==> flow/design.v <==
module signed_mult_1_17 (out, a, b);
	output 	signed  [17:0]	out;
	input 	signed	[17:0] 	a;
	input 	signed	[17:0] 	b;
	wire 	signed	[35:0]	mult_out;
	assign mult_out = a * b;
	assign out = {mult_out[35], mult_out[33:17]};
endmodule
module OneNode(output signed [17:0] u_2_mid,    
	       input clock,		        
	       input reset,		        
	       input signed [17:0] u_hit_mid,   
	       input signed [17:0] u_1_right,   
	       input signed [17:0] u_1_left,     
	       input signed [17:0] u_1_up,      
	       input signed [17:0] u_1_down    
);  
    reg signed [17:0] u_0_mid_temp;		 
    reg signed [17:0] u_1_mid_temp, u_1_right_temp, u_1_left_temp, u_1_up_temp, u_1_down_temp; 
    wire signed [17:0] temp1,temp2, temp3, temp4;
    parameter [17:0] rho = (1<<17)/20; 
    parameter [17:0] eta = (999<<17)/1000;
    always @ (posedge clock) 
    begin
	if (reset == 0)
	begin
	    u_1_mid_temp = u_hit_mid; 
	    u_0_mid_temp = u_1_mid_temp; 
	    u_1_right_temp = 0; 
	    u_1_left_temp = 0;
	    u_1_up_temp = 0;
	    u_1_down_temp = 0;
   	end
        else
	begin
	    u_0_mid_temp = u_1_mid_temp;  
            u_1_mid_temp = u_2_mid;	   
	    u_1_right_temp = u_1_right;   
	    u_1_left_temp = u_1_left;	   
	    u_1_up_temp = u_1_up;         
	    u_1_down_temp = u_1_down;     
	end
    end
    assign  temp1 = u_1_up_temp + u_1_down_temp + u_1_right_temp + u_1_left_temp - (u_1_mid_temp<<<2);
    signed_mult_1_17 mult_1(.out(temp2),
			    .a(temp1),
                            .b(rho)); 
    assign  temp4 = temp2 + (u_1_mid_temp<<<1) - temp3;
    signed_mult_1_17 mult_2(.out(temp3),
			    .a(u_0_mid_temp),
                            .b(eta)); 
    signed_mult_1_17 mult_3(.out(u_2_mid),
			    .a(temp4),
                            .b(eta)); 
endmodule
module multNodes
#(parameter SIZE = 10)
(output signed [SIZE*SIZE*18-1:0] u_2_mid,    
 input clock,
 input reset,		        
 input signed [SIZE*SIZE*18-1:0] u_hit_mid,   
 input signed [SIZE*SIZE*18-1:0] u_1_right,   
 input signed [SIZE*SIZE*18-1:0] u_1_left,     
 input signed [SIZE*SIZE*18-1:0] u_1_up,      
 input signed [SIZE*SIZE*18-1:0] u_1_down     
);
    genvar i,j,k;
    generate
	for (k = 1; k < SIZE-1; k = k + 1) begin: side
		OneNode nodeUp(.u_2_mid(u_2_mid[(((0)*SIZE+(k))*18) +: 18]),
			       .clock(clock),
		               .reset(reset),
	                       .u_hit_mid(u_hit_mid[(((0)*SIZE+(k))*18) +: 18]),
	                       .u_1_right(u_1_right[(((0)*SIZE+(k+1))*18) +: 18]),
	                       .u_1_left(u_1_left[(((0)*SIZE+(k-1))*18) +: 18]),
	                       .u_1_up(18'sd0),
	       	               .u_1_down(u_1_down[(((1)*SIZE+(k))*18) +: 18]));
		OneNode nodeDown(.u_2_mid(u_2_mid[(((SIZE-1)*SIZE+(k))*18) +: 18]),
			         .clock(clock),
		                 .reset(reset),
	                         .u_hit_mid(u_hit_mid[(((SIZE-1)*SIZE+(k))*18) +: 18]),
	                         .u_1_right(u_1_right[(((SIZE-1)*SIZE+(k+1))*18) +: 18]),
	                         .u_1_left(u_1_left[(((SIZE-1)*SIZE+(k-1))*18) +: 18]),
	                         .u_1_up(u_1_up[(((SIZE-2)*SIZE+(k))*18) +: 18]),
	       	                 .u_1_down(18'sd0));
		OneNode nodeLeft(.u_2_mid(u_2_mid[(((k)*SIZE+(0))*18) +: 18]),
			         .clock(clock),
		                 .reset(reset),
	                         .u_hit_mid(u_hit_mid[(((k)*SIZE+(0))*18) +: 18]),
	                         .u_1_right(u_1_right[(((k)*SIZE+(1))*18) +: 18]),
	                         .u_1_left(18'sd0),
	                         .u_1_up(u_1_up[(((k-1)*SIZE+(0))*18) +: 18]),
	       	                 .u_1_down(u_1_down[(((k+1)*SIZE+(0))*18) +: 18]));
		OneNode nodeRight(.u_2_mid(u_2_mid[(((k)*SIZE+(SIZE-1))*18) +: 18]),
			         .clock(clock),
		                 .reset(reset),
	                         .u_hit_mid(u_hit_mid[(((k)*SIZE+(SIZE-1))*18) +: 18]),
	                         .u_1_right(18'sd0),
	                         .u_1_left(u_1_left[(((k)*SIZE+(SIZE-2))*18) +: 18]),
	                         .u_1_up(u_1_up[(((k+1)*SIZE+(SIZE-1))*18) +: 18]),
	       	                 .u_1_down(u_1_down[(((k-1)*SIZE+(SIZE-1))*18) +: 18]));
	end
    endgenerate
    generate
	for (k = 0; k < SIZE; k = k + 10) begin: corner
		OneNode UpLeftCorner(.u_2_mid(u_2_mid[(((0)*SIZE+(k))*18) +: 18]),
			             .clock(clock),
		                     .reset(reset),
	                             .u_hit_mid(u_hit_mid[(((0)*SIZE+(k))*18) +: 18]),
	                             .u_1_right(u_1_right[(((0)*SIZE+(k+1))*18) +: 18]),
	                             .u_1_left(18'sd0),
	                             .u_1_up(18'sd0),
	       	                     .u_1_down(u_1_down[(((1)*SIZE+(k))*18) +: 18]));
		OneNode UpRightCorner(.u_2_mid(u_2_mid[(((k)*SIZE+(SIZE-1))*18) +: 18]),
			             .clock(clock),
		                     .reset(reset),
	                             .u_hit_mid(u_hit_mid[(((k)*SIZE+(SIZE-1))*18) +: 18]),
	                             .u_1_right(18'sd0),
	                             .u_1_left(u_1_left[(((k)*SIZE+(SIZE-2))*18) +: 18]),
	                             .u_1_up(18'sd0),
	       	                     .u_1_down(u_1_down[(((k+1)*SIZE+(SIZE-1))*18) +: 18]));
		OneNode DownLeftCorner(.u_2_mid(u_2_mid[(((SIZE-1)*SIZE+(k))*18) +: 18]),
			               .clock(clock),
		                       .reset(reset),
	                               .u_hit_mid(u_hit_mid[(((SIZE-1)*SIZE+(k))*18) +: 18]),
	                               .u_1_right(u_1_right[(((SIZE-1)*SIZE+(k+1))*18) +: 18]),
	                               .u_1_left(18'sd0),
	                               .u_1_up(u_1_up[(((SIZE-2)*SIZE+(k))*18) +: 18]),
	       	                      .u_1_down(18'sd0));
		OneNode DownRightCorner(.u_2_mid(u_2_mid[(((SIZE-1)*SIZE+(SIZE-1))*18) +: 18]),
			                .clock(clock),
		                        .reset(reset),
	                                .u_hit_mid(u_hit_mid[(((SIZE-1)*SIZE+(SIZE-1))*18) +: 18]),
	                                .u_1_right(18'sd0),
	                                .u_1_left(u_1_left[(((SIZE-1)*SIZE+(SIZE-2))*18) +: 18]),
	                                .u_1_up(u_1_up[(((SIZE-2)*SIZE+(SIZE-1))*18) +: 18]),
	       	                        .u_1_down(18'sd0));
	end
    endgenerate
    generate
	for (i = 1; i < SIZE-1; i = i + 1) begin: row
	    for (j = 1; j < SIZE-1; j = j + 1) begin: col
		OneNode node(.u_2_mid(u_2_mid[(((i)*SIZE+(j))*18) +: 18]),
			     .clock(clock),
		             .reset(reset),
	                     .u_hit_mid(u_hit_mid[(((i)*SIZE+(j))*18) +: 18]),
	                     .u_1_right(u_1_right[(((i)*SIZE+(j+1))*18) +: 18]),
	                     .u_1_left(u_1_left[(((i)*SIZE+(j-1))*18) +: 18]),
	                     .u_1_up(u_1_up[(((i-1)*SIZE+(j))*18) +: 18]),
	       	             .u_1_down(u_1_down[(((i+1)*SIZE+(j))*18) +: 18]));
	    end
	end
    endgenerate
endmodule
module drum_grid
(input clock,
 input reset,                      
 input  [3*3*18-1:0] u_hit,        
 output [3*3*18-1:0] u_out         
);
    localparam SIZE = 3;
    wire signed [SIZE*SIZE*18-1:0] u_2_mid;
    multNodes #(.SIZE(SIZE)) grid(.u_2_mid(u_2_mid),
		  .clock(clock),
 	          .reset(reset),
 	          .u_hit_mid(u_hit),
 	          .u_1_right(u_2_mid),
 	          .u_1_left(u_2_mid),
 	          .u_1_up(u_2_mid),
 	          .u_1_down(u_2_mid));
    assign u_out = u_2_mid;
endmodule
-- From RTL to reports: drum_grid
Tool output for the design above before and after an edit, in the order of the flow.
"unedited" refers to lines of the RTL above, "edited" to lines of the edited file.
"difference": "edited" minus "unedited" as printed here. "rel. change": 100 x difference / "unedited".
Cell names lack the library's common part.
A cell with - has no value.
- design top: drum_grid
- clock input: clock
- cell library: sky130hd
- timing corner: tt_025C_1v80

-- The edit
The edit as a unified diff against the file above.
The edit is scripted: it alters the design's behaviour and was not made to optimise anything.
begin of diff
@@ -46,5 +46,5 @@
 			    .a(temp1),
                             .b(rho)); 
-    assign  temp4 = temp2 + (u_1_mid_temp<<<1) - temp3;
+    assign  temp4 = temp2 + (u_1_mid_temp<<<1) ^ temp3;
     signed_mult_1_17 mult_2(.out(temp3),
 			    .a(u_0_mid_temp),
end of diff

-- After elaboration
Yosys after proc, flatten, opt, wreduce and memory -nomap, before mapping. Enables and synchronous resets that opt folds into registers are not counted as muxes. Memory bits, and registers merged into a memory's read port (data or address), are not among the register bits. Print and check cells are not counted. Equal cells are merged and count once.
- operators by class (element ; unedited ; edited ; difference ; rel. change (%)):
    add/subtract/negate cells ; 42 ; 33 ; -9 ; -21.43
    multipliers ; 27 ; 27 ; 0 ; 0.00
    div/mod/pow operators ; 0 ; 0 ; 0 ; -
    order comparisons ; 0 ; 0 ; 0 ; -
    eq/ne operators ; 0 ; 0 ; 0 ; -
    shift operators ; 0 ; 0 ; 0 ; -
    muxes and demuxes ; 18 ; 18 ; 0 ; 0.00
    bitwise logic cells ; 0 ; 9 ; +9 ; -
    reductions and logical operators ; 0 ; 0 ; 0 ; -
- operator list (kind ; unedited ; edited ; difference ; rel. change (%)):
    subtractor 18 bit ; 18 ; 9 ; -9 ; -50.00
    bitwise XOR 18 bit ; 0 ; 9 ; +9 ; -
    multiplier 18 x 16 -> 34 bit (second input constant) ; 18 ; 18 ; 0 ; 0.00
    two-way mux 18 bit ; 18 ; 18 ; 0 ; 0.00
    adder 18 bit ; 15 ; 15 ; 0 ; 0.00
    adder 15 x 18 -> 18 bit ; 9 ; 9 ; 0 ; 0.00
    multiplier 18 x 14 -> 32 bit (second input constant) ; 9 ; 9 ; 0 ; 0.00
- storage and ports (element ; unedited ; edited ; difference ; rel. change (%)):
    flip-flop bits (word level) ; 486 ; 486 ; 0 ; 0.00
    bits in latches ; 0 ; 0 ; 0 ; -
    RAM bits ; 0 ; 0 ; 0 ; -
    ROM bits ; 0 ; 0 ; 0 ; -
    clocked read ports x word width ; 0 ; 0 ; 0 ; -
    memories kept ; 0 ; 0 ; 0 ; -
    bits of input ports ; 164 ; 164 ; 0 ; 0.00
    word-level cells ; 114 ; 114 ; 0 ; 0.00

-- Logic depth
Longest topological path by Yosys (ltp), each cell counted once; first at word level (registers and memories cut), then after technology mapping (sequential cells cut; the memories' decode and read muxes count).
- depth (element ; unedited ; edited ; difference ; rel. change (%)):
    depth in word-level cells ; 9 ; 9 ; 0 ; 0.00
    ABC_AREA ; 0 ; 0 ; - ; -
    mapped depth ; 73 ; 71 ; -2 ; -2.74
    gate-level depth less buffers ; 72 ; 71 ; -1 ; -1.39

-- Netlist
Yosys stat after the flow's synthesis: flattened, memories mapped to cells. It holds for the ABC_AREA given above (unset counts as 0); a run with the other value may have another netlist.
- cells by type (cell ; unedited ; edited ; difference ; rel. change (%)):
    inv_1 ; 6226 ; 6017 ; -209 ; -3.36
    xnor2_1 ; 731 ; 897 ; +166 ; +22.71
    fa_1 ; 4292 ; 4150 ; -142 ; -3.31
    nor2_1 ; 541 ; 428 ; -113 ; -20.89
    xor2_1 ; 312 ; 373 ; +61 ; +19.55
    o21a_1 ; 163 ; 108 ; -55 ; -33.74
    o21ai_0 ; 345 ; 296 ; -49 ; -14.20
    a21oi_1 ; 507 ; 547 ; +40 ; +7.89
    nor3_1 ; 193 ; 160 ; -33 ; -17.10
    nand3_1 ; 143 ; 118 ; -25 ; -17.48
    or2_2 ; 168 ; 148 ; -20 ; -11.90
    mux2_2 ; 130 ; 147 ; +17 ; +13.08
    nand2b_1 ; 126 ; 111 ; -15 ; -11.90
    mux2i_1 ; 60 ; 75 ; +15 ; +25.00
    o21ai_1 ; 2 ; 14 ; +12 ; +600.00
    nand2_1 ; 406 ; 417 ; +11 ; +2.71
    a211o_1 ; 18 ; 29 ; +11 ; +61.11
    ha_1 ; 3215 ; 3224 ; +9 ; +0.28
Not every row of either side is listed.
- mapped netlist (element ; unedited ; edited ; difference ; rel. change (%)):
    standard cells after synthesis ; 19654 ; 19328 ; -326 ; -1.66
    mapped area (sq mm) ; 0.1945729 ; 0.1921931 ; -0.0023798 ; -1.22
    sequential area (sq mm) ; 0.0097293 ; 0.0097293 ; 0.0000000 ; 0.00
    mapped flip-flops ; 486 ; 486 ; 0 ; 0.00
By module: a second synthesis without flattening, with its own total; a netlist apart from the flattened one above.
- unflattened totals (element ; unedited ; edited ; difference ; rel. change (%)):
    cells (unflattened synthesis) ; 39817 ; 40150 ; +333 ; +0.84
    area total of the unflattened synthesis (sq mm) ; 0.3713061 ; 0.3704728 ; -0.0008333 ; -0.22
Each row is one instance without its submodules.
- modules, unedited (module ; instances ; cells ; area (sq mm) ; seq. area (sq mm)):
    signed_mult_1_17 ; 27 ; 1233 ; 0.0115598 ; 0
    OneNode ; 9 ; 725 ; 0.0065763 ; 0.0021621
    multNodes (SIZE=3) ; 1 ; 1 ; 0.0000038 ; 0
    drum_grid ; 1 ; 0 ; 0 ; 0
- modules, edited (module ; instances ; cells ; area (sq mm) ; seq. area (sq mm)):
    signed_mult_1_17 ; 27 ; 1263 ; 0.0116449 ; 0
    OneNode ; 9 ; 672 ; 0.0062285 ; 0.0021621
    multNodes (SIZE=3) ; 1 ; 1 ; 0.0000038 ; 0
    drum_grid ; 1 ; 0 ; 0 ; 0

-- Timing after synthesis
Source: OpenSTA report_checks on the synthesized netlist (no wires, ideal clock, input and output delay 20% of the period each), path of least setup slack; recovery checks are left aside. Register names are those of the netlist, which keeps one name where synthesis merged equal registers.
- path after synthesis (element ; unedited ; edited ; difference ; rel. change (%)):
    kind ; reg2out ; reg2out ; - ; -
    from ; register grid.side[1].nodeLeft.u_1_mid_temp[0] ; register grid.side[1].nodeRight.u_1_mid_temp[0] ; - ; -
    to ; output port u_out[70] ; output port u_out[107] ; - ; -
    clock period (ps) ; 25000 ; 25000 ; 0 ; 0.00
    external output delay (ps) ; 5000 ; 5000 ; 0 ; 0.00
    data arrival time (ps) ; 16763 ; 16985 ; +222 ; +1.32
    data required time (ps) ; 20000 ; 20000 ; 0 ; 0.00
    setup slack (ps) ; 3237 ; 3015 ; -222 ; -
    path delay (ps) ; 16763 ; 16985 ; +222 ; +1.32
    driving pins on the path ; 64 ; 59 ; -5 ; -7.81
    buffers on the path ; 1 ; 1 ; 0 ; 0.00
    synthesis period reached (ps) ; 21763 ; 21985 ; +222 ; +1.02
"path delay" = arrival - input delay + setup time.
At an output port there is no setup time.
"driving pins on the path": output pins that drive a net of the path, with the launching flip-flop's if there is one; two outputs of one cell count as two.
"synthesis period reached" is the clock period less the worst setup slack; recovery checks do not enter. This is arithmetic on one report: input and output delays are still those of the set period (20% each).
Between the ends stands the longest chain of elaborated cells between them, by number of cells; it is not shown to be the way that was timed. Of several equally long chains one is given.
A line is the first line of the expression or statement that the cell stems from. Yosys adds cells for indexed reads and writes and turns some case tables into memories.
On the way, after synthesis, unedited:
- cells stage by stage: dfxtp_1 > inv_1 > fa_1 > inv_1 > fa_1 > inv_1 > fa_1 > a21o_1 > a21oi_1 > o21bai_1 > a2111oi_0 > o21ai_0 > nand3_1 > nor4_1 > nor3_2 > clkbuf_1 > fa_1 > ha_1 > [... 28 more ...] > inv_1 > fa_1 > fa_1 > inv_1 > fa_1 > inv_1 > fa_1 > ha_1 > and4_1 > a21oi_1 > nand2_1 > a21oi_1 > o21a_1 > o21ai_0 > a21oi_1 > o21bai_1 > a21oi_1 > xnor2_1
- cells in the longest elaborated chain at 5
- elaborated cells between the ends (all ways): 5
- source lines of those cells: 3
- RTL lines, path after synthesis, unedited (element ; RTL line ; text):
    start: declaration ; 19 ; reg signed [17:0] u_1_mid_temp, u_1_right_temp, u_1_left_temp, u_1_up_temp, u_1_down_temp;
    start: assignment ; 27 ; u_1_mid_temp = u_hit_mid;
    start: assignment ; 37 ; u_1_mid_temp = u_2_mid;
    subtractor 18 bit ; 44 ; assign  temp1 = u_1_up_temp + u_1_down_temp + u_1_right_temp + u_1_left_temp - (u_1_mid_temp<<<2);
    multiplier 18 x 14 -> 32 bit ; 6 ; assign mult_out = a * b;
    adder 15 x 18 -> 18 bit ; 48 ; assign  temp4 = temp2 + (u_1_mid_temp<<<1) - temp3;
    subtractor 18 bit ; 48 ;
    multiplier 18 x 16 -> 34 bit ; 6 ;
    end: declaration ; 159 ; output [3*3*18-1:0] u_out
On the way, after synthesis, edited:
- cells stage by stage: dfxtp_1 > inv_1 > fa_1 > inv_1 > fa_1 > inv_1 > fa_1 > a21o_1 > a21oi_1 > o21ai_0 > nor4b_1 > o31ai_1 > o211ai_1 > a21oi_1 > xnor2_1 > clkbuf_1 > fa_1 > ha_1 > [... 23 more ...] > fa_1 > fa_1 > fa_1 > inv_1 > fa_1 > fa_1 > inv_1 > ha_1 > a21o_1 > a21o_1 > a221o_1 > o31ai_1 > o21ai_0 > a21oi_1 > o21ai_0 > o41ai_1 > xnor2_1 > xnor2_1
- cells in the longest elaborated chain at 5
- elaborated cells between the ends (all ways): 5
- source lines of those cells: 3
- RTL lines, path after synthesis, edited (element ; RTL line ; text):
    start: declaration ; 19 ; reg signed [17:0] u_1_mid_temp, u_1_right_temp, u_1_left_temp, u_1_up_temp, u_1_down_temp;
    start: assignment ; 27 ; u_1_mid_temp = u_hit_mid;
    start: assignment ; 37 ; u_1_mid_temp = u_2_mid;
    subtractor 18 bit ; 44 ; assign  temp1 = u_1_up_temp + u_1_down_temp + u_1_right_temp + u_1_left_temp - (u_1_mid_temp<<<2);
    multiplier 18 x 14 -> 32 bit ; 6 ; assign mult_out = a * b;
    adder 15 x 18 -> 18 bit ; 48 ; assign  temp4 = temp2 + (u_1_mid_temp<<<1) ^ temp3;
    bitwise XOR 18 bit ; 48 ;
    multiplier 18 x 16 -> 34 bit ; 6 ;
    end: declaration ; 159 ; output [3*3*18-1:0] u_out

-- Timing after layout
From the final timing report of the runs of set A: the path of least setup slack in the routed layout; clock arrival at registers is part of the times.
The report prints the path's times to 10 ps; the period is as set.
- path after layout (element ; unedited ; edited ; difference ; rel. change (%)):
    kind ; reg2out ; reg2out ; - ; -
    from ; register grid.side[1].nodeUp.u_1_mid_temp[0] ; register grid.corner[0].DownRightCorner.u_1_mid_temp[0] ; - ; -
    to ; output port u_out[28] ; output port u_out[161] ; - ; -
    clock period (ps) ; 25000 ; 25000 ; 0 ; 0.00
    external output delay (ps) ; 5000 ; 5000 ; 0 ; 0.00
    data arrival time (ps) ; 19070 ; 19050 ; -20 ; -0.10
    data required time (ps) ; 20000 ; 20000 ; 0 ; 0.00
    setup slack (ps) ; 930 ; 950 ; +20 ; -
    driving pins on the path ; 70 ; 63 ; -7 ; -10.00
    buffers on the path ; 3 ; 1 ; -2 ; -66.67
Between the ends stands the longest chain of elaborated cells between them, by number of cells; it is not shown to be the way that was timed. Of several equally long chains one is given.
On the way, after layout, unedited:
- cells stage by stage: dfxtp_1 > inv_1 > fa_1 > inv_1 > fa_1 > inv_1 > fa_1 > a21o_1 > a21oi_1 > nor2b_1 > o41ai_4 > buf_4 > inv_1 > a21oi_1 > xor2_1 > inv_1 > ha_1 > ha_1 > [... 34 more ...] > fa_1 > inv_1 > fa_1 > fa_1 > fa_1 > inv_1 > fa_1 > ha_1 > a21o_1 > a21o_1 > a21oi_1 > a21boi_0 > o21a_1 > o21a_1 > o21a_1 > nor2_1 > xnor2_1 > clkdlybuf4s50_1
- cells in the longest elaborated chain at 5
- elaborated cells between the ends (all ways): 5
- source lines of those cells: 3
- RTL lines, path after layout, unedited (element ; RTL line ; text):
    start: declaration ; 19 ; reg signed [17:0] u_1_mid_temp, u_1_right_temp, u_1_left_temp, u_1_up_temp, u_1_down_temp;
    start: assignment ; 27 ; u_1_mid_temp = u_hit_mid;
    start: assignment ; 37 ; u_1_mid_temp = u_2_mid;
    subtractor 18 bit ; 44 ; assign  temp1 = u_1_up_temp + u_1_down_temp + u_1_right_temp + u_1_left_temp - (u_1_mid_temp<<<2);
    multiplier 18 x 14 -> 32 bit ; 6 ; assign mult_out = a * b;
    adder 15 x 18 -> 18 bit ; 48 ; assign  temp4 = temp2 + (u_1_mid_temp<<<1) - temp3;
    subtractor 18 bit ; 48 ;
    multiplier 18 x 16 -> 34 bit ; 6 ;
    end: declaration ; 159 ; output [3*3*18-1:0] u_out
On the way, after layout, edited:
- cells stage by stage: dfxtp_1 > fa_1 > inv_1 > ha_1 > a21o_1 > a21oi_1 > o21ai_1 > o31ai_2 > o21ai_0 > a21o_1 > a211o_1 > and2_1 > ha_1 > fa_1 > ha_1 > inv_1 > fa_1 > inv_1 > [... 27 more ...] > fa_1 > fa_1 > fa_1 > inv_1 > fa_1 > ha_1 > a21oi_1 > o21ai_0 > a31o_2 > o21a_1 > a31o_1 > a41o_1 > o31a_1 > a22o_1 > o41a_1 > xnor2_1 > xnor2_1 > dlymetal6s2s_1
- cells in the longest elaborated chain at 5
- elaborated cells between the ends (all ways): 5
- source lines of those cells: 3
- RTL lines, path after layout, edited (element ; RTL line ; text):
    start: declaration ; 19 ; reg signed [17:0] u_1_mid_temp, u_1_right_temp, u_1_left_temp, u_1_up_temp, u_1_down_temp;
    start: assignment ; 27 ; u_1_mid_temp = u_hit_mid;
    start: assignment ; 37 ; u_1_mid_temp = u_2_mid;
    subtractor 18 bit ; 44 ; assign  temp1 = u_1_up_temp + u_1_down_temp + u_1_right_temp + u_1_left_temp - (u_1_mid_temp<<<2);
    multiplier 18 x 14 -> 32 bit ; 6 ; assign mult_out = a * b;
    adder 15 x 18 -> 18 bit ; 48 ; assign  temp4 = temp2 + (u_1_mid_temp<<<1) ^ temp3;
    bitwise XOR 18 bit ; 48 ;
    multiplier 18 x 16 -> 34 bit ; 6 ;
    end: declaration ; 159 ; output [3*3*18-1:0] u_out

-- Flow runs
Runs of the flow (Yosys, OpenROAD) on both versions; the two runs of a pair have the same settings. The constraints put input and output delay at 20% of the set period each and load the outputs with 0.01 pF.
Flow settings, set A:
- CORE_UTILIZATION at 40
- period_ns at 25.0
- CAP_MARGIN: 20
- noted CORE_MARGIN: 2
- SLEW_MARGIN: 20
- results, set A (element ; unedited ; edited ; difference ; rel. change (%)):
    chip area in the Yosys report (sq mm) ; 0.1945729 ; 0.1921931 ; -0.0023798 ; -1.22
    die outline area (sq mm) ; 0.492025 ; 0.486046 ; -0.005979 ; -1.22
    standard-cell area after routing (sq mm) ; 0.209906 ; 0.207175 ; -0.002731 ; -1.30
    final utilization (%) ; 43.3 ; 43.3 ; 0.0 ; -
    worst setup slack after layout (ps) ; 932 ; 951 ; +19 ; -
    total negative slack (ps) ; 0 ; 0 ; 0 ; -
    worst hold slack (ps) ; 434 ; 427 ; -7 ; -
    achieved period (ps) ; 24068 ; 24049 ; -19 ; -0.08
Flow settings, set B:
- CORE_UTILIZATION at 21
- GPL_TIMING_DRIVEN: 0
- MAX_ROUTING_LAYER: met5
- PLACE_DENSITY_LB_ADDON: 0.01
- noted SETUP_SLACK_MARGIN: 5.0
- TNS_END_PERCENT: 75
- period_ns at 35.2
- CAP_MARGIN: 20
- noted CORE_MARGIN: 2
- SLEW_MARGIN: 20
- results, set B (element ; unedited ; edited ; difference ; rel. change (%)):
    chip area in the Yosys report (sq mm) ; 0.1945729 ; 0.1921931 ; -0.0023798 ; -1.22
    die outline area (sq mm) ; 0.934258 ; 0.922877 ; -0.011381 ; -1.22
    standard-cell area after routing (sq mm) ; 0.219587 ; 0.216829 ; -0.002758 ; -1.26
    final utilization (%) ; 23.8 ; 23.7 ; -0.1 ; -
    worst setup slack after layout (ps) ; 6325 ; 6401 ; +76 ; -
    total negative slack (ps) ; 0 ; 0 ; 0 ; -
    worst hold slack (ps) ; 429 ; 427 ; -2 ; -
    achieved period (ps) ; 28875 ; 28799 ; -76 ; -0.26
"achieved period" means the clock period less the worst setup slack. The figure is calculated, with input and output delays left at 20% of the set period.
